==> flow/design.v <==
`timescale 1ns/1ps
module master_ahb(
  input  logic        clk_master,
  input  logic        rst_master,
  input  logic        HREADY,          
  input  logic [31:0] HRDATA,          
  input  logic [31:0] data_top,
  input  logic        write_top,       
  input  logic [3:0]  beat_length,     
  input  logic        enb,             
  input  logic [31:0] addr_top,
  input  logic        wrap_enb,        
  output logic [31:0] HADDR,
  output logic        HWRITE,
  output logic [2:0]  HSIZE,
  output logic [31:0] HWDATA,
  output logic [2:0]  HBURST,
  output logic [1:0]  HTRANS,
  output logic fifo_empty,
  output logic fifo_full
);
  typedef enum logic [2:0] {
    S_IDLE                = 3'b000,
    S_WRITE_ADDR          = 3'b001,
    S_WRITE_DATA          = 3'b010
  } state_t;
  state_t present_state, next_state;
  logic [31:0] addr_internal;
  logic [3:0]  count;         
  logic [3:0]  wr_ptr;
  logic [3:0]  rd_ptr;
  localparam int MEM_DEPTH = 16;
  logic [31:0] mem [0:MEM_DEPTH-1];
  logic next_HWRITE;
  logic [2:0] next_HSIZE;                
  logic [31:0] next_HWDATA;
  logic [2:0] next_HBURST;
  logic [1:0] next_HTRANS;
  logic [4:0] fifo_count;  
  logic push, pop;
  assign push = write_top && (fifo_count < MEM_DEPTH);
  assign pop  = (present_state == S_WRITE_DATA) && HREADY &&
                (HBURST == 3'b011 || HBURST == 3'b000) && (fifo_count > 0);
  assign fifo_empty = (fifo_count == 0);
  assign fifo_full  = (fifo_count >= MEM_DEPTH-1);  
  always_ff @(posedge clk_master or posedge rst_master) begin
    if (rst_master) begin
      wr_ptr        <= 4'd0;
      rd_ptr        <= 4'd0;
      addr_internal <= 32'h0;
      count         <= 4'd0;
      present_state <= S_IDLE;
      HWRITE        <= 1'b0;
      HSIZE         <= 3'b010;
      HWDATA        <= 32'h0;
      HBURST        <= 3'b000;
      HTRANS        <= 2'b00;
      fifo_count    <= 5'd0;
      for (int i = 0; i < MEM_DEPTH; i = i + 1) mem[i] <= 32'h0;
    end else begin
      if (push) begin
        mem[wr_ptr] <= data_top;
        wr_ptr <= wr_ptr + 1'b1;
      end
      if (pop) begin
        rd_ptr <= rd_ptr + 1'b1;
      end
      if (push && !pop)
        fifo_count <= fifo_count + 1'b1;
      else if (pop && !push)
        fifo_count <= fifo_count - 1'b1;
      present_state <= next_state;
      HWRITE <= next_HWRITE;
      HSIZE  <= next_HSIZE;
      HWDATA <= next_HWDATA;
      HBURST <= next_HBURST;
      HTRANS <= next_HTRANS;
      if (present_state == S_IDLE && next_state == S_WRITE_ADDR) begin
        addr_internal <= addr_top;
        count <= 4'd0;
      end
      if (present_state == S_WRITE_DATA && HREADY) begin
        if (HBURST == 3'b011) begin  
          count <= count + 1'b1;
          if (!wrap_enb) begin
            addr_internal <= addr_internal + 32'h4;
          end else begin
            if (addr_internal[3:0] == 4'hC)  
              addr_internal <= addr_internal - 32'hC;  
            else
              addr_internal <= addr_internal + 32'h4;
          end
        end else if (HBURST == 3'b000) begin  
          count <= 4'd0;  
        end
      end
    end
  end
  always_comb begin
    next_state    = present_state;
    next_HWRITE   = 1'b0;
    next_HSIZE    = 3'b010;
    next_HWDATA   = 32'h0;                 
    next_HBURST   = 3'b000;
    next_HTRANS   = 2'b00;
    case (present_state)
      S_IDLE: begin
        if (enb && HREADY && (fifo_count > 0)) begin
          if (beat_length == 1 && !wrap_enb) begin
            next_HWRITE = 1'b1;
            next_HBURST = 3'b000;  
            next_state = S_WRITE_ADDR;
          end else if (beat_length == 4) begin
            next_HWRITE = 1'b1;
            next_HBURST = 3'b011;  
            next_state = S_WRITE_ADDR;
          end
        end
      end
      S_WRITE_ADDR: begin
        next_HWRITE = 1'b1;
        next_HSIZE  = 3'b010;   
        next_HBURST = HBURST;   
        next_HTRANS = 2'b10;    
        next_state = S_WRITE_DATA;
      end
      S_WRITE_DATA: begin
        next_HWRITE = 1'b1;
        next_HSIZE  = 3'b010;
        next_HBURST = HBURST;   
        if (HBURST == 3'b000) begin
          if (fifo_count > 0)
            next_HWDATA = mem[rd_ptr];   
          else
            next_HWDATA = data_top;
          next_HTRANS = 2'b10;
          if (HREADY) next_state = S_IDLE;
        end
        else if (HBURST == 3'b011) begin
          if (fifo_count > 0) begin
            next_HWDATA = mem[rd_ptr];
          end else begin
            next_HWDATA = 32'h0;  
          end
          next_HTRANS = 2'b11;  
          if ((count == 4'd3) && HREADY) next_state = S_IDLE;
        end
      end
      default: next_state = S_IDLE;
    endcase
  end
  assign HADDR = addr_internal;
endmodule
; Step by step through the tools: master_ahb
; The steps from the RTL of master_ahb to its reports follow in flow order.
; Line numbers count from 1 in the design file above.
; Operators: Yosys type, input widths -> output width; for muxes data width and select width s.
; Library cell names are shortened.
; A cell with - has no value.
[setup]
design = master_ahb
clk_port = clk_master
cell_library = sky130hd
lib_corner = tt_025C_1v80

; After elaboration
; Source: Yosys, flattened and elaborated. Widths are those after wreduce. Registers that Yosys merges into a memory's read port (data or address) are not register bits. Print and check cells do not count. Equal cells are merged and count once.
[bits]
elab_cells = 148
n_memories = 0
mem_bits_ro = 0
out_inout_bits = 75
ff_bits = 602
mem_bits_rw = 0
inputBits = 106
clocked_rd_ports_x_width = 0
latchBits = 0
[op_classes]
reduce_logical = 38
div_mod_pow = 0
shift = 0
addsub = 7
n_mul = 0
equal = 38
n_mux = 36
compare = 3
logic = 0
[ops]
columns = op, count
row1 = $pmux 32 s16, 1
row2 = $mux 32, 10
row3 = $eq 4x4->1 const B, 17
row4 = $eq 4x3->1 const B, 9
row5 = $reduce_and 2->1, 16
row6 = $add 32x3->32 const B, 1
row7 = $sub 32x4->32 const B, 1
row8 = $mux 3, 7
row9 = $eq 4x2->1 const B, 5
row10 = $mux 4, 4
row11 = $add 4x1->4 const B, 3
row12 = $eq 4x1->1 const B, 3
row13 = $logic_and 1x1->1, 11
row14 = $mux 5, 2
row15 = $mux 2, 5
row16 = $pmux 3 s3, 1
row17 = $logic_not 4->1, 2
row18 = $eq 3x1->1 const B, 2
row19 = $eq 3x2->1 const B, 2
row20 = $logic_not 3->1, 2
row21 = $pmux 3 s2, 1
row22 = $add 5x1->5 const B, 1
row23 = $sub 5x1->5 const B, 1
row24 = $gt 5x1->1 const B, 1
row25 = $ge 5x4->1 const B, 1
row26 = $lt 5x5->1 const B, 1
row27 = $logic_not 5->1, 1
row28 = $pmux 2 s2, 1
; Other operator kinds: 6; their cells: 10.

; Longest topological paths
; Yosys ltp: most cells in a row. Word level: on the elaborated netlist, between registers, memories and ports. Mapped: between sequential cells and ports; inverters and the memories' decode and read muxes count.
[depth]
depth_word = 12
ABC_AREA = 0
mapped_depth = 14
mapped_depth_nobuf = 12

; Synthesis result
; The flow's flattened synthesis, as Yosys stat reports it; memories are mapped. The netlist is that of the ABC_AREA named above (0 if unset); the other value can give another one.
; The area totals of this step are shown rounded.
[types]
columns = type, count, type_area_um2
row1 = dfrtp_1, 599, 1.5E+04
row2 = mux2_2, 531, 5.98E+03
row3 = a22oi_1, 99, 743.213
row4 = nand2_1, 133, 499.229
row5 = a22o_1, 44, 385.37
row6 = clkbuf_1, 100, 375.36
row7 = a21oi_1, 65, 325.312
row8 = o21ai_0, 58, 290.278
row9 = buf_1, 61, 228.97
row10 = mux2i_1, 22, 220.211
row11 = o221ai_1, 24, 210.202
row12 = nor2_1, 51, 191.434
row13 = a221oi_1, 21, 183.926
row14 = ha_1, 14, 175.168
row15 = and3_1, 27, 168.912
row16 = nand3_1, 33, 165.158
row17 = a222oi_1, 15, 150.144
row18 = nand4_1, 24, 150.144
; Other cell types: 58; their cells: 257.
[synth_totals]
area_um2 = 27300
sequential_area_um2 = 15000
buffers = 194
ff_cells = 600
mapped_cells = 2178

; Worst setup path after synthesis
; Source: OpenSTA report_checks on the synthesized netlist (no wires, ideal clock, input and output delay 20% of the period each), path of least setup slack; recovery checks are left aside. Register names are those of the netlist, which keeps one name where synthesis merged equal registers.
[synth_timing]
kind = reg2reg
startpoint = register fifo_count[3]
endpoint = register fifo_count[4]
launch_ns = 0.000
setup_slack_ns = 1.971
driving_pins = 15
period_ns = 5.0
required_time_ns = 4.875
path_buffers = 2
setup_ns = 0.125
delay_ns = 3.029
t_arrival_ns = 2.904
period_less_setup_slack_ns = 3.029
; "delay_ns" is the arrival time less input delay plus setup time.
; "driving_pins": output pins that drive a net of the path, with the launching flip-flop's if there is one; two outputs of one cell count as two.
; "period_less_setup_slack_ns" is the clock period less the worst setup slack; recovery checks do not enter. This is arithmetic on one report: input and output delays are still those of the set period (20% each).
; Between the ends stands the longest chain of elaborated cells between them, by number of cells; it is not shown to be the way that was timed. Of several equally long chains one is given.
; Each line given opens the expression or statement behind the cell; cells for indexed reads and writes are added by Yosys, which also makes memories of some case tables.
; At most two assigning lines are given for a register; there are more.
[synth_via]
cell_sequence = dfrtp_1 > or4_1 > or2_1 > buf_2 > and3_1 > clkbuf_1 > inv_1 > ha_1 > inv_1 > fa_1 > a21o_1 > a21oi_1 > xnor2_1 > nor2_1 > xor2_1
elab_chain_len = 6
cells_between = 13
cone_classes = 2 x add/sub; 2 x compare; 2 x mux; 7 x reduce/logical
[synth_rtl]
columns = element, line
row1 = "start, declared", 39  ; logic [4:0] fifo_count;
row2 = "start, assigned", 69  ; fifo_count <= fifo_count + 1'b1;
row3 = "start, assigned", 71  ; fifo_count <= fifo_count - 1'b1;
row4 = $lt 5x5->1, 41  ; assign push = write_top && (fifo_count < MEM_DEPTH);
row5 = $logic_and 1x1->1, 41
row6 = $logic_not 1->1, 70  ; else if (pop && !push)
row7 = $logic_and 1x1->1, 70
row8 = $mux 5, 70
row9 = $mux 5, 68  ; if (push && !pop)
row10 = "end, assigned", 69
row11 = "end, assigned", 71
row12 = "end, declared", 39

; Path in the finished layout
; From the final timing report of flow run A: the path of least setup slack in the routed layout; clock arrival at registers is part of the times.
[layout_timing]
kind = reg2out
startpoint = register fifo_count[0]
endpoint = output port fifo_empty
launch_ns = 0.60
path_buffers = 2
t_arrival_ns = 2.72
driving_pins = 6
required_time_ns = 3.07
output_delay_ns = 0.77
period_ns = 3.84
setup_slack_ns = 0.35
; Between the ends stands the longest chain of elaborated cells between them, by number of cells; it is not shown to be the way that was timed. Of several equally long chains one is given.
; At most two assigning lines are given for a register; there are more.
[layout_via]
cell_sequence = dfrtp_1 > or4_1 > or2_1 > buf_4 > clkinv_2 > clkdlybuf4s50_1
elab_chain_len = 1
cells_between = 1
lines_between = 1
cone_classes = 1 x reduce/logical
[layout_rtl]
columns = element, line
row1 = "start, declared", 39  ; logic [4:0] fifo_count;
row2 = "start, assigned", 69  ; fifo_count <= fifo_count + 1'b1;
row3 = "start, assigned", 71  ; fifo_count <= fifo_count - 1'b1;
row4 = $logic_not 5->1, 44  ; assign fifo_empty = (fifo_count == 0);
row5 = "end, declared", 19  ; output logic fifo_empty,

; master_ahb through Yosys and OpenROAD on sky130hd: 4 stored runs, unordered, with their settings and measured results. The constraints put input and output delay at 20% of the set period each and load the outputs with 0.01 pF.
; "achieved_clock_period_ns" means the clock period less the worst setup slack. The figure is calculated, with input and output delays left at 20% of the set period.
; "critical_path_time_ns" means the part of the period allowed to the worst setup path (the constraints hold back 20% at inputs and 20% at outputs) less its slack; where the path has registers, the arrival times of their clocks count too.
; The results are shown rounded.

[flow run A: settings]
PLACE_DENSITY = 0.6
SETUP_SLACK_MARGIN = 0.26
period_ns = 3.84
CAP_MARGIN = 20
CORE_MARGIN = 2
CORE_UTILIZATION = 40
SLEW_MARGIN = 20
[flow run A: results]
achieved_clock_period_ns = 3.490
critical_path_time_ns = 2.72
timing.worst_path_kind = reg2out
timing.setup.ws_ns = 0.350
utilization_pct = 48.1
design.die.area_um2 = 70500
yosys_chip_area_um2 = 27300
total_negative_slack_ns = 0.000

[flow run B: settings]
PLACE_DENSITY = 0.6
period_ns = 5.0
CAP_MARGIN = 20
CORE_MARGIN = 2
CORE_UTILIZATION = 40
SLEW_MARGIN = 20
[flow run B: results]
achieved_clock_period_ns = 3.818
critical_path_time_ns = 2.82
timing.worst_path_kind = reg2out
utilization_pct = 47.6
yosys_chip_area_um2 = 27300
total_negative_slack_ns = 0.000
timing.setup.ws_ns = 1.18
design.die.area_um2 = 70500

[flow run C: settings]
CELL_PAD_IN_SITES_DETAIL_PLACEMENT = 1
CORE_MARGIN = 5
CORE_UTILIZATION = 20
MAX_ROUTING_LAYER = met5
PLACE_DENSITY_LB_ADDON = 0.17
SETUP_SLACK_MARGIN = 0.06
SLEW_MARGIN = 30
TNS_END_PERCENT = 100
period_ns = 2.93
CAP_MARGIN = 20
[flow run C: results]
yosys_chip_area_um2 = 27300
total_negative_slack_ns = 0.000
achieved_clock_period_ns = 2.759
critical_path_time_ns = 2.76
timing.worst_path_kind = reg2reg
design.die.area_um2 = 144000
timing.setup.ws_ns = 0.171
utilization_pct = 25.5

[flow run D: settings]
CELL_PAD_IN_SITES_DETAIL_PLACEMENT = 0
CELL_PAD_IN_SITES_GLOBAL_PLACEMENT = 2
CORE_UTILIZATION = 21
CTS_CLUSTER_DIAMETER = 128
MAX_ROUTING_LAYER = met5
PLACE_DENSITY_LB_ADDON = 0.04
SETUP_SLACK_MARGIN = 0.09
SLEW_MARGIN = 15
period_ns = 4.74
CAP_MARGIN = 20
CORE_MARGIN = 2
[flow run D: results]
total_negative_slack_ns = 0.000
utilization_pct = 26.3
design.die.area_um2 = 133000
timing.setup.ws_ns = 0.855
achieved_clock_period_ns = 3.885
critical_path_time_ns = 2.94
timing.worst_path_kind = reg2out
yosys_chip_area_um2 = 27300
